==> flow/design.v <==
module counter_4_bit  
     (
         input  wire       clk          ,
         input  wire       rst          ,
         input  wire       enable       ,
		 output wire [3:0] count       
     );
reg [3:0] data ;
always @(posedge clk or negedge rst)
     begin
	     if(!rst)
	         begin			 
			     data <= 4'b0000 ; 	
			 end
	     else if (enable)
		     begin
                 data <= data + 4'b0001  ; 					     
	         end	
	 end
assign count =  data ;
endmodule
module ifft_add_sub  
     (
         input  wire  signed [15:0]  op_1       ,      
         input  wire  signed [15:0]  op_2       ,      
		 output wire  signed [15:0]  sum_out    ,      
		 output wire  signed [15:0]  sub_out           
     );
assign sum_out = op_1 + op_2 ;
assign sub_out = op_1 - op_2 ;
endmodule
module ifft_complex_multipier  
     (
         input  wire signed [15:0] op_1_real   ,
         input  wire signed [15:0] op_1_imag   ,
         input  wire signed [15:0] op_2_real   ,		 
         input  wire signed [15:0] op_2_imag   ,
         output wire signed [15:0] result_real ,
         output wire signed [15:0] result_imag 
     );
reg signed [31:0] op1r_x_op2r ;
reg signed [31:0] op1r_x_op2i ;
reg signed [31:0] op1i_x_op2r ;
reg signed [31:0] op1i_x_op2i ;
reg signed [31:0] o_r ;
reg signed [31:0] o_i ;
always @(*)
     begin	 
         op1r_x_op2r = op_1_real*op_2_real;  
         op1r_x_op2i = op_1_real*op_2_imag;  
         op1i_x_op2r = op_1_imag*op_2_real;  
         op1i_x_op2i = op_1_imag*op_2_imag; 
         o_r = op1r_x_op2r-op1i_x_op2i;  
         o_i = op1i_x_op2r+op1r_x_op2i;
	 end	 
assign result_real = o_r[25:10];
assign result_imag = o_i[25:10];
endmodule
module ifft_controller  
     (
         input  wire       clk               ,
         input  wire       rst               ,
         input  wire       enable            ,
		 input wire [3:0]  count             ,
         output reg        wr_enable_ram_3   ,
         output reg        wr_enable_ram_1_2 ,
         output reg        i_o_ctrl          ,       
		 output reg        ctrl              ,
         output reg        shift             ,
		 output reg        sel               ,       
		 output reg        count_en          ,       
		 output reg        done              ,    
		 output reg [3:0]  ram_1_rd_add      ,
         output reg [3:0]  ram_2_rd_add      ,
		 output reg [2:0]  ram_3_rd_add      ,
		 output reg [3:0]  ram_1_2_wr_add    ,
		 output reg [2:0]  ram_3_wr_add      ,
		 output reg [3:0]  rom_rd_add        
     );
localparam  [6:0] idle            = 7'b0000000,
                  phase_a         = 7'b0000001,
                  phase_b_1       = 7'b0000011,
                  phase_b_2       = 7'b0000010,
                  phase_b_3       = 7'b0000110,
                  phase_b_4       = 7'b0000111,
                  phase_b_5       = 7'b0000101,
                  phase_b_6       = 7'b0000100,
                  phase_b_7       = 7'b0001100,
                  phase_b_8       = 7'b0001101,
                  phase_b_9       = 7'b0001111,
                  phase_b_10      = 7'b0001110,
                  phase_b_11      = 7'b0001010,
                  phase_b_12      = 7'b0001011,
                  phase_b_13      = 7'b0001001,
                  phase_b_14      = 7'b0001000,
                  phase_b_15      = 7'b0011000,
                  phase_b_16      = 7'b0011001,
                  phase_c_1       = 7'b0011011,
                  phase_c_2       = 7'b0011010,
                  phase_c_3       = 7'b0011110,
                  phase_c_4       = 7'b0011111,
                  phase_c_5       = 7'b0011101,
                  phase_c_6       = 7'b0011100,
                  phase_c_7       = 7'b0010100,
                  phase_c_8       = 7'b0010101,
                  phase_c_9       = 7'b0010111,
                  phase_c_10      = 7'b0010110,
                  phase_c_11      = 7'b0010010,
                  phase_c_12      = 7'b0010011,
                  phase_c_13      = 7'b0010001,
                  phase_c_14      = 7'b0010000,
                  phase_c_15      = 7'b0110000,
                  phase_c_16      = 7'b0110001,
                  phase_d_1       = 7'b0110011,
                  phase_d_2       = 7'b0110010,
                  phase_d_3       = 7'b0110110,
                  phase_d_4       = 7'b0110111,
                  phase_d_5       = 7'b0110101,
                  phase_d_6       = 7'b0110100,
                  phase_d_7       = 7'b0111100,
                  phase_d_8       = 7'b0111101,
                  phase_d_9       = 7'b0111111,
                  phase_d_10      = 7'b0111110,
                  phase_d_11      = 7'b0111010,
                  phase_d_12      = 7'b0111011,
                  phase_d_13      = 7'b0111001,
                  phase_d_14      = 7'b0111000,
                  phase_d_15      = 7'b0101000,
                  phase_d_16      = 7'b0101001,
                  phase_e_1       = 7'b0101011,
                  phase_e_2       = 7'b0101010,
                  phase_e_3       = 7'b0101110,
                  phase_e_4       = 7'b0101111,
                  phase_e_5       = 7'b0101101,
                  phase_e_6       = 7'b0101100,
                  phase_e_7       = 7'b0100100,
                  phase_e_8       = 7'b0100101,
                  phase_e_9       = 7'b0100111,
                  phase_e_10      = 7'b0100110,
                  phase_e_11      = 7'b0100010,
                  phase_e_12      = 7'b0100011,
                  phase_e_13      = 7'b0100001,
                  phase_e_14      = 7'b0100000,
                  phase_e_15      = 7'b1100000,
                  phase_e_16      = 7'b1100001;	
reg         [6:0] current_state , next_state ;
always @(posedge clk or negedge rst)
     begin
	     if(!rst)
	         begin			 
			     current_state <= idle ; 	
			 end	    
	     else 
		     begin
			     current_state <= next_state ; 	
			 end 			 
	 end	 
always @(*)
     begin
         wr_enable_ram_3   = 1'b0 ;
         wr_enable_ram_1_2 = 1'b0 ;
         i_o_ctrl          = 1'b0 ;           
		 ctrl              = 1'b0 ;           
         shift             = 1'b0 ;
         count_en          = 1'b0 ;
		 sel               = 1'b0 ;           
		 done              = 1'b0 ;           
		 ram_1_rd_add      = 4'b0000 ;
         ram_2_rd_add      = 4'b0000 ;
		 ram_3_rd_add      = 3'b000  ;
		 ram_1_2_wr_add    = 4'b0000 ;
		 ram_3_wr_add      = 3'b000  ;
		 rom_rd_add        = 4'b0000  ;
	     case(current_state)
		     idle : 
			         begin
					     wr_enable_ram_3   = 1'b0 ;
					     wr_enable_ram_1_2 = 1'b0 ;
					     i_o_ctrl          = 1'b0 ;   
					     ctrl              = 1'b0 ;   
					     shift             = 1'b0 ;
					     count_en          = 1'b0 ;
					     sel               = 1'b0 ;   
					     done              = 1'b0 ;   
					     ram_1_rd_add      = 4'b0000 ;
					     ram_2_rd_add      = 4'b0000 ;
					     ram_3_rd_add      = 3'b000  ;
					     ram_1_2_wr_add    = 4'b0000 ;
					     ram_3_wr_add      = 3'b000  ;
						 rom_rd_add        = 4'b0000  ;
					 end
		     phase_a : 
			         begin
					     wr_enable_ram_1_2 = 1'b1 ;
					     i_o_ctrl          = 1'b1 ;   
					     shift             = 1'b1 ;
					     count_en          = 1'b1 ;
					     sel               = 1'b1 ;    
					 end					 
             phase_b_1 : 
			         begin
                         wr_enable_ram_3   = 1'b1 ;
                         wr_enable_ram_1_2 = 1'b1 ;  
                         ram_1_rd_add      = 4'b0000 ;
                         ram_2_rd_add      = 4'b1000 ;
                         ram_1_2_wr_add    = 4'b0000 ;
                         ram_3_wr_add      = 3'b000  ;
					 end
             phase_b_2 : 
			         begin
                         wr_enable_ram_3   = 1'b1 ;
                         wr_enable_ram_1_2 = 1'b1 ;  
                         ram_1_rd_add      = 4'b0001 ;
                         ram_2_rd_add      = 4'b1001 ;
                         ram_1_2_wr_add    = 4'b0001 ;
                         ram_3_wr_add      = 3'b001  ;
					 end
             phase_b_3 : 
			         begin
					     wr_enable_ram_3   = 1'b1 ;
						 wr_enable_ram_1_2 = 1'b1 ;  
						 ram_1_rd_add      = 4'b0010 ;
						 ram_2_rd_add      = 4'b1010 ;
						 ram_1_2_wr_add    = 4'b0010 ;
						 ram_3_wr_add      = 3'b010  ;
					 end
             phase_b_4 : 
			         begin
					     wr_enable_ram_3   = 1'b1 ;
						 wr_enable_ram_1_2 = 1'b1 ;  
						 ram_1_rd_add      = 4'b0011 ;
						 ram_2_rd_add      = 4'b1011 ;
						 ram_1_2_wr_add    = 4'b0011 ;
						 ram_3_wr_add      = 3'b011  ;
					 end
             phase_b_5 : 
			         begin
					     wr_enable_ram_3   = 1'b1 ;
						 wr_enable_ram_1_2 = 1'b1 ;  
						 ram_1_rd_add      = 4'b0100 ;
						 ram_2_rd_add      = 4'b1100 ;
						 ram_1_2_wr_add    = 4'b1000 ;
						 ram_3_wr_add      = 3'b100  ;
					 end
             phase_b_6 : 
			         begin
					     wr_enable_ram_3   = 1'b1 ;
						 wr_enable_ram_1_2 = 1'b1 ;  
						 ram_1_rd_add      = 4'b0101 ;
						 ram_2_rd_add      = 4'b1101 ;
						 ram_1_2_wr_add    = 4'b1001 ;
						 ram_3_wr_add      = 3'b101  ;					    
					 end
             phase_b_7 : 
			         begin						    
					     wr_enable_ram_3   = 1'b1 ;
						 wr_enable_ram_1_2 = 1'b1 ;  
						 ram_1_rd_add      = 4'b0110 ;
						 ram_2_rd_add      = 4'b1110 ;
						 ram_1_2_wr_add    = 4'b1010 ;
						 ram_3_wr_add      = 3'b110  ;					  		 
					 end
             phase_b_8 : 
			         begin
					     wr_enable_ram_3   = 1'b1 ;
						 wr_enable_ram_1_2 = 1'b1 ;  
						 ram_1_rd_add      = 4'b0111 ;
						 ram_2_rd_add      = 4'b1111 ;
						 ram_1_2_wr_add    = 4'b1011 ;
						 ram_3_wr_add      = 3'b111  ;	
					 end
             phase_b_9 : 
			         begin
						 wr_enable_ram_1_2 = 1'b1 ;
						 ctrl              = 1'b1 ;    
						 ram_3_rd_add      = 3'b000  ;
						 ram_1_2_wr_add    = 4'b0100 ;
						 rom_rd_add        = 4'b0000  ;
					 end
             phase_b_10 : 
			         begin
						 wr_enable_ram_1_2 = 1'b1 ;
						 ctrl              = 1'b1 ;    
						 ram_3_rd_add      = 3'b001  ;
						 ram_1_2_wr_add    = 4'b0101 ;
						 rom_rd_add        = 3'b001  ;
					 end
             phase_b_11 : 
			         begin
						 wr_enable_ram_1_2 = 1'b1 ;
						 ctrl              = 1'b1 ;    
						 ram_3_rd_add      = 3'b010  ;
						 ram_1_2_wr_add    = 4'b0110 ;
						 rom_rd_add        = 4'b0010  ;
					 end
             phase_b_12 : 
			         begin
						 wr_enable_ram_1_2 = 1'b1 ;
						 ctrl              = 1'b1 ;    
						 ram_3_rd_add      = 3'b011  ;
						 ram_1_2_wr_add    = 4'b0111 ;
						 rom_rd_add        = 4'b0011  ;
					 end
             phase_b_13 : 
			         begin
						 wr_enable_ram_1_2 = 1'b1 ;
						 ctrl              = 1'b1 ;    
						 ram_3_rd_add      = 3'b100  ;
						 ram_1_2_wr_add    = 4'b1100 ;
						 rom_rd_add        = 4'b0100  ;
					 end
             phase_b_14 : 
			         begin
						 wr_enable_ram_1_2 = 1'b1 ;
						 ctrl              = 1'b1 ;    
						 ram_3_rd_add      = 3'b101  ;
						 ram_1_2_wr_add    = 4'b1101 ;
						 rom_rd_add        = 4'b0101  ;				    
					 end
             phase_b_15 : 
			         begin
						 wr_enable_ram_1_2 = 1'b1 ;
						 ctrl              = 1'b1 ;    
						 ram_3_rd_add      = 3'b110  ;
						 ram_1_2_wr_add    = 4'b1110 ;
						 rom_rd_add        = 4'b0110  ;	
					 end
             phase_b_16 : 
			         begin
						 wr_enable_ram_1_2 = 1'b1 ;
						 ctrl              = 1'b1 ;    
						 ram_3_rd_add      = 3'b111  ;
						 ram_1_2_wr_add    = 4'b1111 ;
						 rom_rd_add        = 4'b0111  ;	
					 end
             phase_c_1 : 
			         begin
                         wr_enable_ram_3   = 1'b1 ;
                         wr_enable_ram_1_2 = 1'b1 ;  
                         ram_1_rd_add      = 4'b0000 ;
                         ram_2_rd_add      = 4'b1000 ;
                         ram_1_2_wr_add    = 4'b0000 ;
                         ram_3_wr_add      = 3'b000  ;					     
					 end
             phase_c_2 : 
			         begin
                         wr_enable_ram_3   = 1'b1 ;
                         wr_enable_ram_1_2 = 1'b1 ;  
                         ram_1_rd_add      = 4'b0001 ;
                         ram_2_rd_add      = 4'b1001 ;
                         ram_1_2_wr_add    = 4'b0001 ;
                         ram_3_wr_add      = 3'b001  ;						    
					 end
             phase_c_3 : 
			         begin
                         wr_enable_ram_3   = 1'b1 ;
                         wr_enable_ram_1_2 = 1'b1 ;  
                         ram_1_rd_add      = 4'b0010 ;
                         ram_2_rd_add      = 4'b1010 ;
                         ram_1_2_wr_add    = 4'b1000 ;
                         ram_3_wr_add      = 3'b010  ;						    
					 end
             phase_c_4 : 
			         begin
                         wr_enable_ram_3   = 1'b1 ;
                         wr_enable_ram_1_2 = 1'b1 ;  
                         ram_1_rd_add      = 4'b0011 ;
                         ram_2_rd_add      = 4'b1011 ;
                         ram_1_2_wr_add    = 4'b1001 ;
                         ram_3_wr_add      = 3'b011  ;
					 end
             phase_c_5 :                                           
			         begin
						 wr_enable_ram_1_2 = 1'b1 ;
						 ctrl              = 1'b1 ;    
						 ram_3_rd_add      = 3'b000  ;
						 ram_1_2_wr_add    = 4'b0010 ;
						 rom_rd_add        = 4'b1000  ;						    
					 end
             phase_c_6 : 
			         begin
						 wr_enable_ram_1_2 = 1'b1 ;
						 ctrl              = 1'b1 ;    
						 ram_3_rd_add      = 3'b001  ;
						 ram_1_2_wr_add    = 4'b0011 ;
						 rom_rd_add        = 4'b1001  ;						    
					 end
             phase_c_7 : 
			         begin
						 wr_enable_ram_1_2 = 1'b1 ;
						 ctrl              = 1'b1 ;    
						 ram_3_rd_add      = 3'b010  ;
						 ram_1_2_wr_add    = 4'b1010 ;
						 rom_rd_add        = 4'b1010  ;						    
					 end
             phase_c_8 : 
			         begin
						 wr_enable_ram_1_2 = 1'b1 ;
						 ctrl              = 1'b1 ;    
						 ram_3_rd_add      = 3'b011  ;
						 ram_1_2_wr_add    = 4'b1011 ;
						 rom_rd_add        = 4'b1011  ;						    
					 end
             phase_c_9 :                                   
			         begin
                         wr_enable_ram_3   = 1'b1 ;
                         wr_enable_ram_1_2 = 1'b1 ;  
                         ram_1_rd_add      = 4'b0100 ;
                         ram_2_rd_add      = 4'b1100 ;
                         ram_1_2_wr_add    = 4'b0100 ;
                         ram_3_wr_add      = 3'b000  ;					    
					 end
             phase_c_10 : 
			         begin
                         wr_enable_ram_3   = 1'b1 ;
                         wr_enable_ram_1_2 = 1'b1 ;  
                         ram_1_rd_add      = 4'b0101 ;
                         ram_2_rd_add      = 4'b1101 ;
                         ram_1_2_wr_add    = 4'b0101 ;
                         ram_3_wr_add      = 3'b001  ;						    
					 end
             phase_c_11 : 
			         begin
                         wr_enable_ram_3   = 1'b1 ;
                         wr_enable_ram_1_2 = 1'b1 ;  
                         ram_1_rd_add      = 4'b0110 ;
                         ram_2_rd_add      = 4'b1110 ;
                         ram_1_2_wr_add    = 4'b1100 ;
                         ram_3_wr_add      = 3'b010  ;						    
					 end
             phase_c_12 : 
			         begin
                         wr_enable_ram_3   = 1'b1 ;
                         wr_enable_ram_1_2 = 1'b1 ;  
                         ram_1_rd_add      = 4'b0111 ;
                         ram_2_rd_add      = 4'b1111 ;
                         ram_1_2_wr_add    = 4'b1101 ;
                         ram_3_wr_add      = 3'b011  ;						    
					 end
             phase_c_13 : 
			         begin
						 wr_enable_ram_1_2 = 1'b1 ;
						 ctrl              = 1'b1 ;    
						 ram_3_rd_add      = 3'b000  ;
						 ram_1_2_wr_add    = 4'b0110 ;
						 rom_rd_add        = 4'b1000  ;							    
					 end
             phase_c_14 : 
			         begin
						 wr_enable_ram_1_2 = 1'b1 ;
						 ctrl              = 1'b1 ;    
						 ram_3_rd_add      = 3'b001  ;
						 ram_1_2_wr_add    = 4'b0111 ;
						 rom_rd_add        = 4'b1001  ;						    
					 end
             phase_c_15 : 
			         begin
						 wr_enable_ram_1_2 = 1'b1 ;
						 ctrl              = 1'b1 ;    
						 ram_3_rd_add      = 3'b010  ;
						 ram_1_2_wr_add    = 4'b1110 ;
						 rom_rd_add        = 4'b1010  ;						    
					 end
             phase_c_16 : 
			         begin
						 wr_enable_ram_1_2 = 1'b1 ;
						 ctrl              = 1'b1 ;    
						 ram_3_rd_add      = 3'b011  ;
						 ram_1_2_wr_add    = 4'b1111 ;
						 rom_rd_add        = 4'b1011  ;						    
					 end
             phase_d_1 :                                        
			         begin
                         wr_enable_ram_3   = 1'b1 ;
                         wr_enable_ram_1_2 = 1'b1 ;  
                         ram_1_rd_add      = 4'b0000 ;
                         ram_2_rd_add      = 4'b1000 ;
                         ram_1_2_wr_add    = 4'b0000 ;
                         ram_3_wr_add      = 3'b000  ;
					 end
             phase_d_2 : 
			         begin
                         wr_enable_ram_3   = 1'b1 ;
                         wr_enable_ram_1_2 = 1'b1 ;  
                         ram_1_rd_add      = 4'b0001 ;
                         ram_2_rd_add      = 4'b1001 ;
                         ram_1_2_wr_add    = 4'b1000 ;
                         ram_3_wr_add      = 3'b001  ;					    
					 end
             phase_d_3 : 
			         begin
						 wr_enable_ram_1_2 = 1'b1 ;
						 ctrl              = 1'b1 ;    
						 ram_3_rd_add      = 3'b000  ;
						 ram_1_2_wr_add    = 4'b0001;
						 rom_rd_add        = 4'b1100  ;						    
					 end
             phase_d_4 : 
			         begin
						 wr_enable_ram_1_2 = 1'b1 ;
						 ctrl              = 1'b1 ;    
						 ram_3_rd_add      = 3'b001  ;
						 ram_1_2_wr_add    = 4'b1001 ;
						 rom_rd_add        = 4'b1101  ;						    
					 end
             phase_d_5 :                                          
			         begin
					     wr_enable_ram_3   = 1'b1 ;
						 wr_enable_ram_1_2 = 1'b1 ;  
						 ram_1_rd_add      = 4'b0010 ;
						 ram_2_rd_add      = 4'b1010 ;
						 ram_1_2_wr_add    = 4'b0010 ;
						 ram_3_wr_add      = 3'b000  ;	 
					 end
             phase_d_6 : 
			         begin
					     wr_enable_ram_3   = 1'b1 ;
						 wr_enable_ram_1_2 = 1'b1 ;  
						 ram_1_rd_add      = 4'b0011 ;
						 ram_2_rd_add      = 4'b1011 ;
						 ram_1_2_wr_add    = 4'b1010 ;
						 ram_3_wr_add      = 3'b001  ;						    					  		 
					 end
             phase_d_7 : 
			         begin
						 wr_enable_ram_1_2 = 1'b1 ;
						 ctrl              = 1'b1 ;    
						 ram_3_rd_add      = 3'b000 ;
						 ram_1_2_wr_add    = 4'b0011 ;
						 rom_rd_add        = 4'b1100  ;						    
					 end
             phase_d_8 : 
			         begin
						 wr_enable_ram_1_2 = 1'b1 ;
						 ctrl              = 1'b1 ;    
						 ram_3_rd_add      = 3'b001 ;
						 ram_1_2_wr_add    = 4'b1011 ;
						 rom_rd_add        = 4'b1101  ;						    					  		 
					 end
             phase_d_9 :                                              
			         begin
					     wr_enable_ram_3   = 1'b1 ;
						 wr_enable_ram_1_2 = 1'b1 ;  
						 ram_1_rd_add      = 4'b0100 ;
						 ram_2_rd_add      = 4'b1100 ;
						 ram_1_2_wr_add    = 4'b0100 ;
						 ram_3_wr_add      = 3'b000  ;						    
					 end
             phase_d_10 : 
			         begin
					     wr_enable_ram_3   = 1'b1 ;
						 wr_enable_ram_1_2 = 1'b1 ;  
						 ram_1_rd_add      = 4'b0101 ;
						 ram_2_rd_add      = 4'b1101 ;
						 ram_1_2_wr_add    = 4'b1100 ;
						 ram_3_wr_add      = 3'b001  ;					    
					 end
             phase_d_11 : 
			         begin
						 wr_enable_ram_1_2 = 1'b1 ;
						 ctrl              = 1'b1 ;    
						 ram_3_rd_add      = 3'b000 ;
						 ram_1_2_wr_add    = 4'b0101 ;
						 rom_rd_add        = 4'b1100  ;						    
					 end
             phase_d_12 : 
			         begin
						 wr_enable_ram_1_2 = 1'b1 ;
						 ctrl              = 1'b1 ;    
						 ram_3_rd_add      = 3'b001 ;
						 ram_1_2_wr_add    = 4'b1101 ;
						 rom_rd_add        = 4'b1101  ;	
					 end
             phase_d_13 :                                          
			         begin
					     wr_enable_ram_3   = 1'b1 ;
						 wr_enable_ram_1_2 = 1'b1 ;  
						 ram_1_rd_add      = 4'b0110 ;
						 ram_2_rd_add      = 4'b1110 ;
						 ram_1_2_wr_add    = 4'b0110 ;
						 ram_3_wr_add      = 3'b000  ;						    					  		 
					 end
             phase_d_14 : 
			         begin
					     wr_enable_ram_3   = 1'b1 ;
						 wr_enable_ram_1_2 = 1'b1 ;  
						 ram_1_rd_add      = 4'b0111 ;
						 ram_2_rd_add      = 4'b1111 ;
						 ram_1_2_wr_add    = 4'b1110 ;
						 ram_3_wr_add      = 3'b001  ;						    					  		 
					 end
             phase_d_15 : 
			         begin
						 wr_enable_ram_1_2 = 1'b1 ;
						 ctrl              = 1'b1 ;    
						 ram_3_rd_add      = 3'b000 ;
						 ram_1_2_wr_add    = 4'b0111 ;
						 rom_rd_add        = 4'b1100  ;						    
					 end
             phase_d_16 : 
			         begin
						 wr_enable_ram_1_2 = 1'b1 ;
						 ctrl              = 1'b1 ;    
						 ram_3_rd_add      = 3'b001 ;
						 ram_1_2_wr_add    = 4'b1111 ;
						 rom_rd_add        = 4'b1101  ;						    					  		 
					 end
             phase_e_1 :                                                     
			         begin
					     wr_enable_ram_3   = 1'b1 ;
						 ram_1_rd_add      = 4'b0000 ;
						 ram_2_rd_add      = 4'b1000 ;
						 ram_3_wr_add      = 3'b000  ;
						 done              = 1'b1 ;						 
					 end
             phase_e_2 : 
			         begin
						 ctrl              = 1'b1 ;    
						 ram_3_rd_add      = 3'b000 ;
						 rom_rd_add        = 4'b1110  ;	
						 done              = 1'b1 ;						 
					 end
             phase_e_3 : 
			         begin
					     wr_enable_ram_3   = 1'b1 ;
						 ram_1_rd_add      = 4'b0001 ;
						 ram_2_rd_add      = 4'b1001 ;
						 ram_3_wr_add      = 3'b000  ;	
						 done              = 1'b1 ;						 
					 end
             phase_e_4 : 
			         begin
						 ctrl              = 1'b1 ;    
						 ram_3_rd_add      = 3'b000 ;
						 rom_rd_add        = 4'b1110  ;	
						 done              = 1'b1 ;						 
					 end
             phase_e_5 : 
			         begin
					     wr_enable_ram_3   = 1'b1 ;
						 ram_1_rd_add      = 4'b0010 ;
						 ram_2_rd_add      = 4'b1010 ;
						 ram_3_wr_add      = 3'b000  ;	
						 done              = 1'b1 ;						 
					 end
             phase_e_6 : 
			         begin
						 ctrl              = 1'b1 ;    
						 ram_3_rd_add      = 3'b000 ;
						 rom_rd_add        = 4'b1110  ;	
						 done              = 1'b1 ;						 
					 end
             phase_e_7 : 
			         begin
					     wr_enable_ram_3   = 1'b1 ;
						 ram_1_rd_add      = 4'b0011 ;
						 ram_2_rd_add      = 4'b1011;
						 ram_3_wr_add      = 3'b000  ;	
						 done              = 1'b1 ;						 
					 end
             phase_e_8 : 
			         begin
						 ctrl              = 1'b1 ;    
						 ram_3_rd_add      = 3'b000 ;
						 rom_rd_add        = 4'b1110  ;	
						 done              = 1'b1 ;						 
					 end
             phase_e_9 : 
			         begin
					     wr_enable_ram_3   = 1'b1 ;
						 ram_1_rd_add      = 4'b0100 ;
						 ram_2_rd_add      = 4'b1100 ;
						 ram_3_wr_add      = 3'b000  ;	
						 done              = 1'b1 ;						 
					 end
             phase_e_10 : 
			         begin
						 ctrl              = 1'b1 ;    
						 ram_3_rd_add      = 3'b000 ;
						 rom_rd_add        = 4'b1110  ;	
						 done              = 1'b1 ;						 
					 end
             phase_e_11 : 
			         begin
					     wr_enable_ram_3   = 1'b1 ;
						 ram_1_rd_add      = 4'b0101 ;
						 ram_2_rd_add      = 4'b1101 ;
						 ram_3_wr_add      = 3'b000  ;	
						 done              = 1'b1 ;						 
					 end
             phase_e_12 : 
			         begin
						 ctrl              = 1'b1 ;    
						 ram_3_rd_add      = 3'b000 ;
						 rom_rd_add        = 4'b1110  ;	
						 done              = 1'b1 ;						 
					 end
             phase_e_13 : 
			         begin
					     wr_enable_ram_3   = 1'b1 ;
						 ram_1_rd_add      = 4'b0110 ;
						 ram_2_rd_add      = 4'b1110 ;
						 ram_3_wr_add      = 3'b000  ;	
						 done              = 1'b1 ;						 
					 end
             phase_e_14 : 
			         begin
						 ctrl              = 1'b1 ;    
						 ram_3_rd_add      = 3'b000 ;
						 rom_rd_add        = 4'b1110  ;	
						 done              = 1'b1 ;						 
					 end
             phase_e_15 : 
			         begin
					     wr_enable_ram_3   = 1'b1 ;
						 ram_1_rd_add      = 4'b0111 ;
						 ram_2_rd_add      = 4'b1111 ;
						 ram_3_wr_add      = 3'b000  ;	
						 done              = 1'b1 ;			
						 done              = 1'b1 ;						 
					 end
             phase_e_16 : 
			         begin
						 ctrl              = 1'b1 ;    
						 ram_3_rd_add      = 3'b000 ;
						 rom_rd_add        = 4'b1110  ;
						 done              = 1'b1 ;						 
					 end				 
             default :
			 	     begin
					     wr_enable_ram_3   = 1'b0 ;
					     wr_enable_ram_1_2 = 1'b0 ;
					     i_o_ctrl          = 1'b0 ;   
					     ctrl              = 1'b0 ;   
					     shift             = 1'b0 ;
					     count_en          = 1'b0 ;
					     sel               = 1'b0 ;   
					     done              = 1'b0 ;   
					     ram_1_rd_add      = 4'b0000 ;
					     ram_2_rd_add      = 4'b0000 ;
					     ram_3_rd_add      = 3'b000  ;
					     ram_1_2_wr_add    = 4'b0000 ;
					     ram_3_wr_add      = 3'b000  ;
					     rom_rd_add        = 3'b000  ;
					 end						 
		 endcase
     end		 
always @(*)
     begin
	     case(current_state)
		     idle : 
			         begin
					     if (enable==1'b1)
					         begin
					 	  	     next_state = phase_a ;			 							 
					         end
					     else 
						     begin
							     next_state = idle ;							 							 
							 end					 
					 end
		     phase_a : 
			         begin
					     if (count == 4'b1111)
					         begin
					 	  	     next_state = phase_b_1 ;			 	  					 
					         end
					     else 
						     begin
							     next_state = phase_a ;							 							 
							 end					 
					 end					 
             phase_b_1 : 
			         begin
					 	 next_state = phase_b_2 ;			 							 
					 end
             phase_b_2 : 
			         begin
					 	 next_state = phase_b_3 ;			 							 
					 end
             phase_b_3 : 
			         begin
					 	 next_state = phase_b_4 ;			 							 
					 end
             phase_b_4 : 
			         begin
					 	 next_state = phase_b_5 ;			 							 
					 end
             phase_b_5 : 
			         begin
					 	 next_state = phase_b_6 ;			 							 
					 end
             phase_b_6 : 
			         begin
					 	 next_state = phase_b_7 ;			 							 
					 end
             phase_b_7 : 
			         begin
					 	 next_state = phase_b_8 ;			 							 
					 end
             phase_b_8 : 
			         begin
					 	 next_state = phase_b_9 ;			 							 
					 end
             phase_b_9 : 
			         begin
					 	 next_state = phase_b_10 ;			 							 
					 end
             phase_b_10 : 
			         begin
					 	 next_state = phase_b_11 ;			 							 
					 end
             phase_b_11 : 
			         begin
					 	 next_state = phase_b_12 ;			 							 
					 end
             phase_b_12 : 
			         begin
					 	 next_state = phase_b_13 ;			 							 
					 end
             phase_b_13 : 
			         begin
					 	 next_state = phase_b_14 ;			 							 
					 end
             phase_b_14 : 
			         begin
					 	 next_state = phase_b_15 ;			 							 
					 end
             phase_b_15 : 
			         begin
					 	 next_state = phase_b_16 ;			 							 
					 end
             phase_b_16 : 
			         begin
					 	 next_state = phase_c_1 ;		                 							 
					 end
             phase_c_1 : 
			         begin
					 	 next_state = phase_c_2 ;			 							 
					 end
             phase_c_2 : 
			         begin
					 	 next_state = phase_c_3 ;			 							 
					 end
             phase_c_3 : 
			         begin
					 	 next_state = phase_c_4 ;			 							 
					 end
             phase_c_4 : 
			         begin
					 	 next_state = phase_c_5 ;			 							 
					 end
             phase_c_5 : 
			         begin
					 	 next_state = phase_c_6 ;			 							 
					 end
             phase_c_6 : 
			         begin
					 	 next_state = phase_c_7 ;			 							 
					 end
             phase_c_7 : 
			         begin
					 	 next_state = phase_c_8 ;			 							 
					 end
             phase_c_8 : 
			         begin
					 	 next_state = phase_c_9 ;			 							 
					 end
             phase_c_9 : 
			         begin
					 	 next_state = phase_c_10 ;			 							 
					 end
             phase_c_10 : 
			         begin
					 	 next_state = phase_c_11 ;			 							 
					 end
             phase_c_11 : 
			         begin
					 	 next_state = phase_c_12 ;			 							 
					 end
             phase_c_12 : 
			         begin
					 	 next_state = phase_c_13 ;			 							 
					 end
             phase_c_13 : 
			         begin
					 	 next_state = phase_c_14 ;			 							 
					 end
             phase_c_14 : 
			         begin
					 	 next_state = phase_c_15 ;			 							 
					 end
             phase_c_15 : 
			         begin
					 	 next_state = phase_c_16 ;			 							 
					 end
             phase_c_16 : 
			         begin
					 	 next_state = phase_d_1 ;			 							 
					 end
             phase_d_1 : 
			         begin
					 	 next_state = phase_d_2 ;			 							 
					 end
             phase_d_2 : 
			         begin
					 	 next_state = phase_d_3 ;			 							 
					 end
             phase_d_3 : 
			         begin
					 	 next_state = phase_d_4 ;			 							 
					 end
             phase_d_4 : 
			         begin
					 	 next_state = phase_d_5 ;			 							 
					 end
             phase_d_5 : 
			         begin
					 	 next_state = phase_d_6 ;			 							 
					 end
             phase_d_6 : 
			         begin
					 	 next_state = phase_d_7 ;			 							 
					 end
             phase_d_7 : 
			         begin
					 	 next_state = phase_d_8 ;			 							 
					 end
             phase_d_8 : 
			         begin
					 	 next_state = phase_d_9 ;			 							 
					 end
             phase_d_9 : 
			         begin
					 	 next_state = phase_d_10 ;			 							 
					 end
             phase_d_10 : 
			         begin
					 	 next_state = phase_d_11 ;			 							 
					 end
             phase_d_11 : 
			         begin
					 	 next_state = phase_d_12 ;			 							 
					 end
             phase_d_12 : 
			         begin
					 	 next_state = phase_d_13 ;			 							 
					 end
             phase_d_13 : 
			         begin
					 	 next_state = phase_d_14 ;			 							 
					 end
             phase_d_14 : 
			         begin
					 	 next_state = phase_d_15 ;			 							 
					 end
             phase_d_15 : 
			         begin
					 	 next_state = phase_d_16 ;			 							 
					 end
             phase_d_16 : 
			         begin
					 	 next_state = phase_e_1 ;			 							 
					 end
             phase_e_1 : 
			         begin
					 	 next_state = phase_e_2 ;			 							 
					 end
             phase_e_2 : 
			         begin
					 	 next_state = phase_e_3 ;			 							 
					 end
             phase_e_3 : 
			         begin
					 	 next_state = phase_e_4 ;			 							 
					 end
             phase_e_4 : 
			         begin
					 	 next_state = phase_e_5 ;			 							 
					 end
             phase_e_5 : 
			         begin
					 	 next_state = phase_e_6 ;			 							 
					 end
             phase_e_6 : 
			         begin
					 	 next_state = phase_e_7 ;			 							 
					 end
             phase_e_7 : 
			         begin
					 	 next_state = phase_e_8 ;			 							 
					 end
             phase_e_8 : 
			         begin
					 	 next_state = phase_e_9 ;			 							 
					 end
             phase_e_9 : 
			         begin
					 	 next_state = phase_e_10 ;			 							 
					 end
             phase_e_10 : 
			         begin
					 	 next_state = phase_e_11 ;			 							 
					 end
             phase_e_11 : 
			         begin
					 	 next_state = phase_e_12 ;			 							 
					 end
             phase_e_12 : 
			         begin
					 	 next_state = phase_e_13 ;			 							 
					 end
             phase_e_13 : 
			         begin
					 	 next_state = phase_e_14 ;			 							 
					 end
             phase_e_14 : 
			         begin
					 	 next_state = phase_e_15 ;			 							 
					 end
             phase_e_15 : 
			         begin
					 	 next_state = phase_e_16 ;			 							 
					 end
             phase_e_16 : 
			         begin
					 	 next_state = idle ;			 							 
					 end					 
             default :
			 	     begin
				         next_state = idle ;			 							 
					 end						 
		 endcase
	 end			 
endmodule
module ifft_mux  
     (
         input  wire [15:0] in_0,
         input  wire [15:0] in_1,
         input  wire        sel ,
         output reg  [15:0] out 
     );
always @(*)
     begin
	     case(sel)
			 2'b0:  
			     begin
				     out = in_0;
				 end
			 2'b1:  
			     begin
				     out = in_1;
				 end
         endcase		 
	 end	 
endmodule
module ifft_mux_add  
     (
         input  wire [3:0] in_0,
         input  wire [3:0] in_1,
         input  wire        sel ,
         output reg  [3:0] out 
     );
always @(*)
     begin
	     case(sel)
			 2'b0:  
			     begin
				     out = in_0;
				 end
			 2'b1:  
			     begin
				     out = in_1;
				 end
         endcase		 
	 end	 
endmodule
module ifft_p2s  
     (
	     input   wire           clk      ,
	     input   wire           rst      ,
	     input   wire           wr_en    ,
	     input   wire           shift    ,
		 input   wire  [3:0]    count    ,   
         input   wire  [15:0]   in_0     ,
         input   wire  [15:0]   in_1     ,
         input   wire  [15:0]   in_2     ,
         input   wire  [15:0]   in_3     ,
         input   wire  [15:0]   in_4     ,
         input   wire  [15:0]   in_5     ,
         input   wire  [15:0]   in_6     ,
         input   wire  [15:0]   in_7     ,
         input   wire  [15:0]   in_8     ,
         input   wire  [15:0]   in_9     ,
         input   wire  [15:0]   in_10    ,
         input   wire  [15:0]   in_11    ,
		 output  wire  [15:0]   data_out     
     );
reg    [15:0] r_0     ;
reg    [15:0] r_1     ;
reg    [15:0] r_2     ;
reg    [15:0] r_3     ;
reg    [15:0] r_4     ;
reg    [15:0] r_5     ;
reg    [15:0] r_6     ;
reg    [15:0] r_7     ;
reg    [15:0] r_8     ;
reg    [15:0] r_9     ;
reg    [15:0] r_10    ;
reg    [15:0] r_11    ;
always @(posedge clk or negedge rst )
     begin
	     if(!rst)
		     begin
			     r_0   <= 16'h0000;
				 r_1   <= 16'h0000;
				 r_2   <= 16'h0000;
				 r_3   <= 16'h0000;
				 r_4   <= 16'h0000;
				 r_5   <= 16'h0000;
				 r_6   <= 16'h0000;
				 r_7   <= 16'h0000;
				 r_8   <= 16'h0000;
				 r_9   <= 16'h0000;
				 r_10  <= 16'h0000;
				 r_11  <= 16'h0000;
			 end
         else if(shift)
		     begin         
			     r_0   <= r_1      ;
			     r_1   <= r_2      ;
			     r_2   <= r_3      ;
			     r_3   <= r_4      ;
			     r_4   <= r_5      ;
			     r_5   <= r_6      ;
			     r_6   <= r_7      ;
			     r_7   <= r_8      ;
			     r_8   <= r_9      ;
			     r_9   <= r_10     ;
			     r_10  <= r_11     ;
			     r_11  <= 16'h0000 ;
             end			 
	     else if(wr_en) 
		     begin
 			     r_0   <= in_0 ;
			     r_1   <= in_1 ;
			     r_2   <= in_2 ;
			     r_3   <= in_3 ;
			     r_4   <= in_4 ;
			     r_5   <= in_5 ;
			     r_6   <= in_6 ;
			     r_7   <= in_7 ;
			     r_8   <= in_8 ;
			     r_9   <= in_9 ;
			     r_10  <= in_10;
			     r_11  <= in_11;	
			 end	
	 end	 
assign data_out = r_0 ;
endmodule
module ifft_ram  
    #( 
	     parameter DATA_WIDTH = 16, 
	     parameter ADDR_WIDTH = 4, 
	     parameter DEPTH      = 16
     )
     (
         input   wire                        clk                       ,
         input   wire                        rst                       ,
         input   wire                        wr_en                     ,
         input   wire  [ADDR_WIDTH-1:0]      rd_add                    ,
         input   wire  [ADDR_WIDTH-1:0]      wr_add                    ,
		   input   wire  [DATA_WIDTH-1:0]      data_in                   ,
		   output  wire   [DATA_WIDTH-1:0]      data_out                  
     );
reg   [DATA_WIDTH-1:0] mem [2**ADDR_WIDTH-1:0];
always @(posedge clk )
     begin
         if(wr_en) 
		     begin
 			     mem[wr_add] <= data_in ;
			 end				 
	 end	 
			assign	  data_out  = mem [rd_add] ;
endmodule
module ifft_tf_rom  
     (
         input  wire  [3 :0]   rd_add    ,
		 output reg   [15:0]   data_out_imag ,
		 output reg   [15:0]   data_out_real
     );
always @(*)
     begin
	     case(rd_add)
             4'b0000: data_out_imag=16'b0000000000000000;     
             4'b0001: data_out_imag=16'b0000000110000111;     
             4'b0010: data_out_imag=16'b0000001011010100;     
             4'b0011: data_out_imag=16'b0000001110110010;     
             4'b0100: data_out_imag=16'b0000010000000000;     
             4'b0101: data_out_imag=16'b0000001110110010;     
             4'b0110: data_out_imag=16'b0000001011010100;     
             4'b0111: data_out_imag=16'b0000000110000111;     
             4'b1000: data_out_imag=16'b0000000000000000;     
             4'b1001: data_out_imag=16'b0000001011010100;     
             4'b1010: data_out_imag=16'b0000010000000000;     
             4'b1011: data_out_imag=16'b0000001011010100;     
             4'b1100: data_out_imag=16'b0000000000000000;     
             4'b1101: data_out_imag=16'b0000010000000000;     
             4'b1110: data_out_imag=16'b0000000000000000;     
			 default: data_out_imag=16'b0000000000000000;     
         endcase    
	 end
always @(*)
     begin
	     case(rd_add)
             4'b0000: data_out_real=16'b0000010000000000;     
             4'b0001: data_out_real=16'b0000001110110010;     
             4'b0010: data_out_real=16'b0000001011010100;     
             4'b0011: data_out_real=16'b0000000110000111;     
             4'b0100: data_out_real=16'b0000000000000000;     
             4'b0101: data_out_real=16'b1111111001111000;     
             4'b0110: data_out_real=16'b1111110100101011;     
             4'b0111: data_out_real=16'b1111110001001101;     
             4'b1000: data_out_real=16'b0000010000000000;     
             4'b1001: data_out_real=16'b0000001011010100;     
             4'b1010: data_out_real=16'b0000000000000000;     
             4'b1011: data_out_real=16'b1111110100101011;     
             4'b1100: data_out_real=16'b0000010000000000;     
             4'b1101: data_out_real=16'b0000000000000000;     
             4'b1110: data_out_real=16'b0000010000000000;     
			 default: data_out_real=16'b0000000000000000;     
         endcase    
	 end
endmodule
module ifft_top 
     (
         input   wire           clk           ,                 
         input   wire           rst           ,                 
		 input   wire           ifft_enable   ,                 
		 input   wire  [15:0]   in_0_real     ,                 
         input   wire  [15:0]   in_1_real     ,                 
         input   wire  [15:0]   in_2_real     ,                 
         input   wire  [15:0]   in_3_real     ,                 
         input   wire  [15:0]   in_4_real     ,                 
         input   wire  [15:0]   in_5_real     ,                 
         input   wire  [15:0]   in_6_real     ,                 
         input   wire  [15:0]   in_7_real     ,                 
         input   wire  [15:0]   in_8_real     ,                 
         input   wire  [15:0]   in_9_real     ,                 
         input   wire  [15:0]   in_10_real    ,                 
         input   wire  [15:0]   in_11_real    ,                 
		 input   wire  [15:0]   in_0_imag     ,                 
         input   wire  [15:0]   in_1_imag     ,                 
         input   wire  [15:0]   in_2_imag     ,                 
         input   wire  [15:0]   in_3_imag     ,                 
         input   wire  [15:0]   in_4_imag     ,                 
         input   wire  [15:0]   in_5_imag     ,                 
         input   wire  [15:0]   in_6_imag     ,                 
         input   wire  [15:0]   in_7_imag     ,                 
         input   wire  [15:0]   in_8_imag     ,                 
         input   wire  [15:0]   in_9_imag     ,                 
         input   wire  [15:0]   in_10_imag    ,                 
         input   wire  [15:0]   in_11_imag    ,                 
		 output  wire  [15:0]   ifft_out_real ,                 
		 output  wire  [15:0]   ifft_out_imag ,                 
		 output  wire           finish                          
     );
wire [15:0] w_1 ;                                           
wire [15:0] w_2 ;                                           
wire [15:0] w_3 ;                                           
wire [15:0] w_4 ;                                           
wire [15:0] w_5 ;                                           
wire [15:0] w_6 ;                                           
wire [15:0] w_7 ;                                           
wire [15:0] w_8 ;                                           
wire [15:0] w_9 ;                                           
wire [15:0] w_10 ;                                          
wire [15:0] w_11;                                           
wire [15:0] w_12 ;                                          
wire [15:0] w_13;                                           
wire [15:0] w_14 ;                                          
wire [15:0] w_15;                                           
wire [15:0] w_16 ;                                          
wire [15:0] w_17;                                           
wire [15:0] w_18 ;                                          
wire [15:0] w_19;                                           
wire [15:0] w_20 ;                                          
wire [3:0]  wr_add_ram_1_2;                                 
wire [3:0]  wr_add_ctrl ;                                   
wire [3:0]  count ;                                         
wire [3:0]  ram_1_rd_add ;                                  
wire [3:0]  ram_2_rd_add ;                                  
wire [3:0]  rom_rd_add   ;                                  
wire [2:0]  ram_3_rd_add ;                                  
wire [2:0]  ram_3_wr_add ;                                  
wire        shift ;                                         
wire        sel ;                                           
wire        ctrl ;                                          
wire        count_en ;                                      
wire        wr_enable_ram_3  ;                              
wire        wr_enable_ram_1_2;                              
wire        i_o_ctrl ;                                      
ifft_controller  control_unit
     (
         .clk               (clk) ,
         .rst               (rst) ,
         .enable            (ifft_enable) ,
		 .count             (count) ,
         .wr_enable_ram_3   (wr_enable_ram_3) ,
         .wr_enable_ram_1_2 (wr_enable_ram_1_2) ,
         .i_o_ctrl          (i_o_ctrl) ,       
		 .ctrl              (ctrl) ,
         .shift             (shift) ,
		 .sel               (sel) ,            
		 .count_en          (count_en) ,       
		 .done              (finish) ,      
		 .ram_1_rd_add      (ram_1_rd_add) ,
         .ram_2_rd_add      (ram_2_rd_add) ,
		 .ram_3_rd_add      (ram_3_rd_add) ,
		 .ram_1_2_wr_add    (wr_add_ctrl) ,
		 .ram_3_wr_add      (ram_3_wr_add) ,
		 .rom_rd_add        (rom_rd_add) 
     );
ifft_add_sub   butterfly_real 
     (
         .op_1    (w_9)   ,      
         .op_2    (w_11)  ,      
		 .sum_out (w_17)  ,      
		 .sub_out (w_18)         
     );
ifft_add_sub   butterfly_imag 
     (
         .op_1    (w_10)  ,      
         .op_2    (w_12)  ,      
		 .sum_out (w_19)  ,      
		 .sub_out (w_20)         
     );
ifft_complex_multipier  complex_multipier
     (
         .op_1_real   (w_13),
         .op_1_imag   (w_14),
         .op_2_real   (w_7),		 
         .op_2_imag   (w_8),
         .result_real (w_15),
         .result_imag (w_16)
     );
ifft_tf_rom  rom_tf
     (
         .rd_add        (rom_rd_add),
		 .data_out_imag (w_8),
		 .data_out_real (w_7)
     );
ifft_ram   
    #( 
	     .DATA_WIDTH(16) , 
	     .ADDR_WIDTH(4 ) , 
	     .DEPTH     (16) 
     )
	 ram_1_real
     (
         .clk       (clk)   ,
         .rst       (rst)   ,
         .wr_en     (wr_enable_ram_1_2)   ,
         .rd_add    (ram_1_rd_add)   ,
         .wr_add    (wr_add_ram_1_2)   ,
		 .data_in   (w_3)   ,
		 .data_out  (w_9)   
     );
ifft_ram   
    #( 
	     .DATA_WIDTH(16) , 
	     .ADDR_WIDTH(4 ) , 
	     .DEPTH     (16) 
     )
	 ram_1_imag
     (
         .clk       (clk)   ,
         .rst       (rst)   ,
         .wr_en     (wr_enable_ram_1_2)   ,
         .rd_add    (ram_1_rd_add)   ,
         .wr_add    (wr_add_ram_1_2)   ,
		 .data_in   (w_4)   ,
		 .data_out  (w_10)   
     );
ifft_ram   
    #( 
	     .DATA_WIDTH(16) , 
	     .ADDR_WIDTH(4 ) , 
	     .DEPTH     (16) 
     )
	 ram_2_real
     (
         .clk       (clk)   ,
         .rst       (rst)   ,
         .wr_en     (wr_enable_ram_1_2)   ,
         .rd_add    (ram_2_rd_add)   ,
         .wr_add    (wr_add_ram_1_2)   ,
		 .data_in   (w_3)   ,
		 .data_out  (w_11)   
     );
ifft_ram   
    #( 
	     .DATA_WIDTH(16) , 
	     .ADDR_WIDTH(4 ) , 
	     .DEPTH     (16) 
     )
	 ram_2_imag
     (
         .clk       (clk)   ,
         .rst       (rst)   ,
         .wr_en     (wr_enable_ram_1_2)   ,
         .rd_add    (ram_2_rd_add)   ,
         .wr_add    (wr_add_ram_1_2)   ,
		 .data_in   (w_4)   ,
		 .data_out  (w_12)   
     );
ifft_ram   
    #( 
	     .DATA_WIDTH(16) , 
	     .ADDR_WIDTH(3 ) , 
	     .DEPTH     (16) 
     )
	 ram_3_real
     (
         .clk       (clk)   ,
         .rst       (rst)   ,
         .wr_en     (wr_enable_ram_3)   ,
         .rd_add    (ram_3_rd_add)   ,
         .wr_add    (ram_3_wr_add)   ,
		 .data_in   (w_18)   ,
		 .data_out  (w_13)   
     );
ifft_ram   
    #( 
	     .DATA_WIDTH(16) , 
	     .ADDR_WIDTH(3 ) , 
	     .DEPTH     (16) 
     )
	 ram_3_imag
     (
         .clk       (clk)   ,
         .rst       (rst)   ,
         .wr_en     (wr_enable_ram_3)   ,
         .rd_add    (ram_3_rd_add)   ,
         .wr_add    (ram_3_wr_add)   ,
		 .data_in   (w_20)   ,
		 .data_out  (w_14)   
     );
ifft_p2s  p2s_real
     (
	     .clk      (clk),
	     .rst      (rst),
	     .wr_en    (ifft_enable),
	     .shift    (shift),
		 .count    (count),   
         .in_0     (in_0_real ),
         .in_1     (in_1_real ),
         .in_2     (in_2_real ),
         .in_3     (in_3_real ),
         .in_4     (in_4_real ),
         .in_5     (in_5_real ),
         .in_6     (in_6_real ),
         .in_7     (in_7_real ),
         .in_8     (in_8_real ),
         .in_9     (in_9_real ),
         .in_10    (in_10_real),
         .in_11    (in_11_real),
		 .data_out (w_1)    
     );
ifft_p2s  p2s_imag
     (
	     .clk      (clk),
	     .rst      (rst),
	     .wr_en    (ifft_enable),
	     .shift    (shift),
		 .count    (count),   
         .in_0     (in_0_imag ),
         .in_1     (in_1_imag ),
         .in_2     (in_2_imag ),
         .in_3     (in_3_imag ),
         .in_4     (in_4_imag ),
         .in_5     (in_5_imag ),
         .in_6     (in_6_imag ),
         .in_7     (in_7_imag ),
         .in_8     (in_8_imag ),
         .in_9     (in_9_imag ),
         .in_10    (in_10_imag),
         .in_11    (in_11_imag),
		 .data_out (w_2)    
     );
counter_4_bit  counter_phase_a
     (
         .clk      (clk)         ,
         .rst      (rst)         ,
         .enable   (count_en)    ,
		 .count    (count)   
     );
ifft_mux_add   wr_address_mux_ram_1
     (
         .in_0 (wr_add_ctrl) ,
         .in_1 (count) ,
         .sel  (sel) ,
         .out  (wr_add_ram_1_2)
     );
ifft_mux  input_mux_real
     (
         .in_0 (w_5),
         .in_1 (w_1),
         .sel  (i_o_ctrl),
         .out  (w_3)
     );
ifft_mux  input_mux_imag
     (
         .in_0 (w_6),
         .in_1 (w_2),
         .sel  (i_o_ctrl),
         .out  (w_4)
     );	 
ifft_mux  ctrl_mux_real
     (
         .in_0 (w_17),
         .in_1 (w_15),
         .sel  (ctrl),
         .out  (w_5)
     );
ifft_mux  ctrl_mux_imag
     (
         .in_0 (w_19),
         .in_1 (w_16),
         .sel  (ctrl),
         .out  (w_6)
     );	 
assign ifft_out_real = w_3 ;                                           
assign ifft_out_imag = w_4 ;                                           
endmodule
# From RTL to reports: ifft_top

Tool output for the design above, in the order of the flow.
Line numbers count from 1 in the design file above.
Not given: n/a

Top: ifft_top
Clock port: clk
Library: sky130hd
Library corner: tt_025C_1v80

# After elaboration

Counts by Yosys on the flattened word-level netlist (proc, flatten, opt, wreduce; memories kept). Register bits leave out memories and registers merged into their read ports (data or address). Print and check cells are left out.
Yosys's memory passes give these memory sizes; they may raise the number of words (mostly to a power of two), join words into wider ones and drop unused or constant bits.

Mux-type cells: 64
Bitwise gates (word level): 3
$mul: 4
Equality and inequality tests: 65
$add $sub $neg: 7
Reductions and logical operators: 2

Operator list:

| operator                               | count |
| multiplier 16 x 16 -> 26 bit           | 4 |
| 2-to-1 mux 16 bit                      | 52 |
| case mux 7 bit (select 65 bit)         | 1 |
| == test 7 x 6 -> 1 bit with constant B | 32 |
| case mux 16 bit (select 2 bit)         | 4 |
| == test 7 x 5 -> 1 bit with constant B | 16 |
| == test 7 x 4 -> 1 bit with constant B | 8 |
| adder 16 bit                           | 2 |
| subtractor 16 bit                      | 2 |
| == test 7 x 3 -> 1 bit with constant B | 4 |
| adder 26 bit                           | 1 |
| subtractor 26 bit                      | 1 |
| == test 7 x 2 -> 1 bit with constant B | 2 |
| case mux 4 bit (select 2 bit)          | 1 |
| == test 7 x 1 -> 1 bit with constant B | 1 |
| == test 7 bit with constant B          | 1 |
| logical NOT 7 bit                      | 1 |
| adder 4 x 1 -> 4 bit with constant B   | 1 |
| == test 4 bit with constant B          | 1 |
| 2-to-1 mux 4 bit                       | 1 |
| NOT 1 bit                              | 3 |
| 2-to-1 mux 3 bit                       | 1 |
| 2-to-1 mux 1 bit                       | 3 |
| nonzero test 2 bit                     | 1 |
| 2-to-1 mux 2 bit                       | 1 |

ROM bits: 4,128
Bits in writable memories: 1,280
Elaborated cells: 180
Register bits after elaboration: 395
Memories kept: 9
Output and inout port bits: 33

Memory list:

| memory          | words | width | read ports | wr ports | line | text |
| (no name shown) | 128   | 29    | 1          | 0        | 174  | `case(current_state)` |
| (no name shown) | 16    | 16    | 1          | 0        | 1215 | `case(rd_add)` |
| ram_1_imag.mem  | 16    | 16    | 1          | 1        | 1176 | `reg   [DATA_WIDTH-1:0] mem [2**ADDR_WIDTH-1:0];` |
| ram_1_real.mem  | 16    | 16    | 1          | 1        | 1176 |  |
| ram_2_imag.mem  | 16    | 16    | 1          | 1        | 1176 |  |
| ram_2_real.mem  | 16    | 16    | 1          | 1        | 1176 |  |

Memories not listed: 3.

# Logic depth

Depth = most cells in a row (Yosys ltp): at word level without a register or memory, in the mapped netlist without a sequential cell, where the memories' decode and read muxes count.

Depth in word-level cells: 5
ABC_AREA: 0
Mapped depth: 48
Depth with buffers taken out: 41

# After synthesis

Yosys stat after the flow's synthesis: flattened, memories mapped to cells. It holds for the ABC_AREA given above (unset counts as 0); a run with the other value may have another netlist.

Cells by type:

| type                      | count |
| sky130_fd_sc_hd__edfxtp_1 | 768 |
| sky130_fd_sc_hd__fa_1     | 764 |
| sky130_fd_sc_hd__dfrtp_1  | 395 |
| sky130_fd_sc_hd__mux2i_1  | 503 |
| sky130_fd_sc_hd__ha_1     | 390 |
| sky130_fd_sc_hd__nand2_1  | 1,167 |
| sky130_fd_sc_hd__inv_1    | 1,041 |
| sky130_fd_sc_hd__o21ai_0  | 479 |
| sky130_fd_sc_hd__nor2_1   | 528 |
| sky130_fd_sc_hd__nand3_1  | 360 |
| sky130_fd_sc_hd__clkbuf_1 | 335 |
| sky130_fd_sc_hd__xnor2_1  | 132 |
| sky130_fd_sc_hd__a21oi_1  | 127 |
| sky130_fd_sc_hd__or2_2    | 93 |
| sky130_fd_sc_hd__mux2_2   | 39 |
| sky130_fd_sc_hd__xor2_1   | 40 |
| sky130_fd_sc_hd__a21o_1   | 43 |
| sky130_fd_sc_hd__nand2b_1 | 51 |

Not listed: further types 63, cells in them 422.

Mapped flip-flops: 1,163
Synthesis area: 80,702.4 µm²
Buffer cells: 404
Area of sequential cells: 32,946.6 µm²
Cell count: 7,677

The figures by module come from a second, unflattened synthesis with its own total; it is not the netlist above.

Cells (unflattened synthesis): 8,164
Area total of the unflattened synthesis: 106,332.0 µm²

Each row is one instance without its submodules.

Modules:

| module                 | instances | sequential area (µm²) | area (µm²) | cells |
| ifft_ram               | 4         | 7,687.4               | 9,721.8    | 416 |
| ifft_complex_multipier | 1         | 0.0                   | 33,216.9   | 3,639 |
| ifft_p2s               | 2         | 4,804.6               | 8,838.5    | 815 |
| ifft_ram               | 2         | 3,843.7               | 4,973.5    | 198 |
| ifft_add_sub           | 2         | 0.0                   | 1,562.7    | 219 |
| ifft_controller        | 1         | 175.2                 | 1,724.2    | 239 |
| ifft_mux               | 4         | 0.0                   | 249.0      | 18 |
| ifft_tf_rom            | 1         | 0.0                   | 553.0      | 71 |
| counter_4_bit          | 1         | 100.1                 | 160.2      | 11 |
| ifft_mux_add           | 1         | 0.0                   | 45.0       | 4 |
| ifft_top               | 1         | 0.0                   | 0.0        | 0 |

# Timing after synthesis

OpenSTA on the mapped netlist: ideal clock, no wires. The path of least setup slack (recovery checks aside). Input and output delay are each 20% of the period. Register names are those of the netlist, which keeps one name where synthesis merged equal registers.

Kind: register to output
Start point: reg control_unit.current_state[1]
End point: out ifft_out_real[14]
Period: 13.6 ns
Buffers on the path: 9
Output delay: 2.720 ns
Stages on the path: 45
Launch time at the first pin: 0.000 ns
Path delay: 10.963 ns
Required time: 10.880 ns
Arrival: 10.963 ns
Path slack: -0.083 ns
Period reached after synthesis: 13.683 ns

"path delay" is the arrival time less input delay plus setup time.
A path that ends at an output port has no setup time.
"stages on the path": output pins that drive a net of the path, with the launching flip-flop's if there is one; two outputs of one cell count as two.
"period reached after synthesis" = period - worst setup slack (recovery checks aside). The figure is calculated, with input and output delays left at 20% of the set period.
The rows between start and end are the longest chain of elaborated cells between them; the timing report does not say that the signal goes this way. Where chains are equally long, one stands for them.
A line is the first line of the expression or statement that the cell stems from. Yosys adds cells for indexed reads and writes and turns some case tables into memories.
The chain passes a memory read, where the word-level depth is cut; so it can be longer than that depth.

Path through: sky130_fd_sc_hd__dfrtp_1 > sky130_fd_sc_hd__clkbuf_1 > sky130_fd_sc_hd__inv_1 > sky130_fd_sc_hd__ha_1 > sky130_fd_sc_hd__clkbuf_1 > sky130_fd_sc_hd__nand2b_1 > sky130_fd_sc_hd__a311oi_1 > sky130_fd_sc_hd__a211oi_4 > sky130_fd_sc_hd__buf_2 > sky130_fd_sc_hd__buf_4 > sky130_fd_sc_hd__buf_4 > sky130_fd_sc_hd__buf_2 > sky130_fd_sc_hd__clkbuf_1 > sky130_fd_sc_hd__ha_1 > sky130_fd_sc_hd__clkbuf_1 > sky130_fd_sc_hd__nand2_1 > sky130_fd_sc_hd__o22a_1 > sky130_fd_sc_hd__nor2_1 > [... 9 more ...] > sky130_fd_sc_hd__fa_1 > sky130_fd_sc_hd__fa_1 > sky130_fd_sc_hd__fa_1 > sky130_fd_sc_hd__fa_1 > sky130_fd_sc_hd__inv_1 > sky130_fd_sc_hd__fa_1 > sky130_fd_sc_hd__inv_1 > sky130_fd_sc_hd__ha_1 > sky130_fd_sc_hd__nand3_1 > sky130_fd_sc_hd__nor2_1 > sky130_fd_sc_hd__a21oi_1 > sky130_fd_sc_hd__nand2_1 > sky130_fd_sc_hd__o21bai_2 > sky130_fd_sc_hd__a221oi_2 > sky130_fd_sc_hd__o21ai_1 > sky130_fd_sc_hd__xor2_1 > sky130_fd_sc_hd__mux2i_1 > sky130_fd_sc_hd__a21oi_1
Cells in the longest elaborated chain: 6

RTL lines, path post-synthesis:

| what                              | line | text |
| start, declared                   | 146  | `reg         [6:0] current_state , next_state ;` |
| start, assigned                   | 151  | `current_state <= idle ;` |
| start, assigned                   | 155  | `current_state <= next_state ;` |
| memory read (128 x 29 bit)        | 174  | `case(current_state)` |
| memory read (8 x 16 bit)          | 1176 | `reg   [DATA_WIDTH-1:0] mem [2**ADDR_WIDTH-1:0];` |
| multiplier 16 x 16 -> 26 bit      | 49   | `op1r_x_op2r = op_1_real*op_2_real;` |
| subtractor 26 bit                 | 53   | `o_r = op1r_x_op2r-op1i_x_op2i;` |
| case mux 16 bit (select 2 bit) x2 | 1045 | `case(sel)` |
| end, declared                     | 1264 | `output wire [15:0] ifft_out_real ,` |

# Timing after layout

Path of least setup slack in the final report of flow run A (OpenROAD, finished layout, wires in). Where an end is a register, its clock arrival counts in the times.

Kind: register to output
Start point: reg control_unit.current_state[2]
End point: out ifft_out_real[15]
Path slack: -4.44 ns
Period: 7.99 ns
Buffers on the path: 15
Arrival: 10.83 ns
Launch time at the first pin: 0.79 ns
Stages on the path: 46
Output delay: 1.60 ns
Required time: 6.39 ns

The rows between start and end are the longest chain of elaborated cells between them; the timing report does not say that the signal goes this way. Where chains are equally long, one stands for them.
The chain passes a memory read, where the word-level depth is cut; so it can be longer than that depth.

Path through: sky130_fd_sc_hd__dfrtp_2 > sky130_fd_sc_hd__buf_6 > sky130_fd_sc_hd__buf_12 > sky130_fd_sc_hd__xnor2_4 > sky130_fd_sc_hd__mux2_4 > sky130_fd_sc_hd__a211oi_4 > sky130_fd_sc_hd__buf_12 > sky130_fd_sc_hd__buf_8 > sky130_fd_sc_hd__buf_16 > sky130_fd_sc_hd__buf_6 > sky130_fd_sc_hd__a211oi_4 > sky130_fd_sc_hd__a211oi_2 > sky130_fd_sc_hd__a31oi_4 > sky130_fd_sc_hd__buf_6 > sky130_fd_sc_hd__buf_12 > sky130_fd_sc_hd__buf_12 > sky130_fd_sc_hd__or2_4 > sky130_fd_sc_hd__buf_6 > [... 10 more ...] > sky130_fd_sc_hd__fa_1 > sky130_fd_sc_hd__fa_1 > sky130_fd_sc_hd__ha_4 > sky130_fd_sc_hd__a21oi_4 > sky130_fd_sc_hd__o21ai_2 > sky130_fd_sc_hd__a21oi_2 > sky130_fd_sc_hd__nand2_2 > sky130_fd_sc_hd__a31oi_4 > sky130_fd_sc_hd__buf_6 > sky130_fd_sc_hd__o21bai_4 > sky130_fd_sc_hd__a221oi_4 > sky130_fd_sc_hd__buf_12 > sky130_fd_sc_hd__buf_8 > sky130_fd_sc_hd__o2111ai_2 > sky130_fd_sc_hd__xnor2_1 > sky130_fd_sc_hd__o21ai_1 > sky130_fd_sc_hd__o21ai_4 > sky130_fd_sc_hd__buf_12
Cells in the longest elaborated chain: 6

RTL lines, path post-layout:

| what                              | line | text |
| start, declared                   | 146  | `reg         [6:0] current_state , next_state ;` |
| start, assigned                   | 151  | `current_state <= idle ;` |
| start, assigned                   | 155  | `current_state <= next_state ;` |
| memory read (128 x 29 bit)        | 174  | `case(current_state)` |
| memory read (8 x 16 bit)          | 1176 | `reg   [DATA_WIDTH-1:0] mem [2**ADDR_WIDTH-1:0];` |
| multiplier 16 x 16 -> 26 bit      | 49   | `op1r_x_op2r = op_1_real*op_2_real;` |
| subtractor 26 bit                 | 53   | `o_r = op1r_x_op2r-op1i_x_op2i;` |
| case mux 16 bit (select 2 bit) x2 | 1045 | `case(sel)` |
| end, declared                     | 1264 | `output wire [15:0] ifft_out_real ,` |

FLOW RESULTS
============

Record of 4 stored runs of the RTL-to-layout flow on ifft_top, platform sky130hd. The runs are unordered. Constraints: input delay and output delay 20% of the set period each, output load 0.01 pF.
"period achieved" means the clock period less the worst setup slack. The figure is calculated, with input and output delays left at 20% of the set period.
"time on the worst setup path" is the time allowed to the run's worst setup path (the clock period less input and output delay, where it has them) less its slack. Clock arrival times count: a late capture clock shortens it, a late launch clock lengthens it.
"total power after layout" is the tool's figure for a default switching activity; nothing was simulated.
Among the settings, -- means not set for that run.

| item                                   | flow run A         | flow run B         | flow run C         | flow run D         |
| CAP_MARGIN                             | 35                 | 35                 | 20                 | 20                 |
| CELL_PAD_IN_SITES_DETAIL_PLACEMENT     | 2                  | --                 | --                 | --                 |
| CORE_UTILIZATION                       | 23                 | 40                 | 40                 | 19                 |
| CTS_CLUSTER_SIZE                       | 53                 | --                 | --                 | 65                 |
| GPL_ROUTABILITY_DRIVEN                 | 1                  | 1                  | --                 | 0                  |
| GPL_TIMING_DRIVEN                      | 1                  | --                 | --                 | 0                  |
| MIN_ROUTING_LAYER                      | met1               | met1               | --                 | met1               |
| PLACE_DENSITY_LB_ADDON                 | 0.12               | --                 | --                 | --                 |
| SETUP_SLACK_MARGIN                     | 1.26               | 1.86               | --                 | 2.65               |
| SLEW_MARGIN                            | 30                 | 20                 | 20                 | 0                  |
| period_ns                              | 7.99               | 10.8               | 13.6               | 12.3               |
| CORE_MARGIN                            | 2                  | 7                  | 2                  | 2                  |
| CELL_PAD_IN_SITES_GLOBAL_PLACEMENT     | --                 | 1                  | --                 | 1                  |
| CORE_ASPECT_RATIO                      | --                 | --                 | --                 | 1.12               |
| CTS_CLUSTER_DIAMETER                   | --                 | --                 | --                 | 183                |
| MAX_ROUTING_LAYER                      | --                 | --                 | --                 | met4               |
| TNS_END_PERCENT                        | --                 | --                 | --                 | 100                |
| chip area in the Yosys report (µm²)    | 80,702.4           | 80,702.4           | 80,702.4           | 80,702.4           |
| area inside the die boundary (µm²)     | 355,633.0          | 214,526.0          | 205,363.0          | 429,988.0          |
| standard-cell area after routing (µm²) | 107,048.0          | 101,895.0          | 95,861.9           | 100,307.0          |
| utilization in the final report (%)    | 30.6               | 50.9               | 47.9               | 23.7               |
| worst setup slack after layout (ns)    | -4.436             | -1.983             | 0.218              | -1.533             |
| total negative slack (ns)              | -1,151.210         | -52.016            | 0.000              | -33.964            |
| smallest hold slack (ns)               | 0.459              | 0.472              | 0.470              | 0.473              |
| total power after layout (uW)          | 13,350             | 9,366              | 7,407              | 6,278              |
| period achieved (ns)                   | 12.426             | 12.783             | 13.382             | 13.833             |
| time on the worst setup path (ns)      | 10.83              | 10.62              | 10.66              | 11.37              |
| worst setup path type                  | register to output | register to output | register to output | register to output |
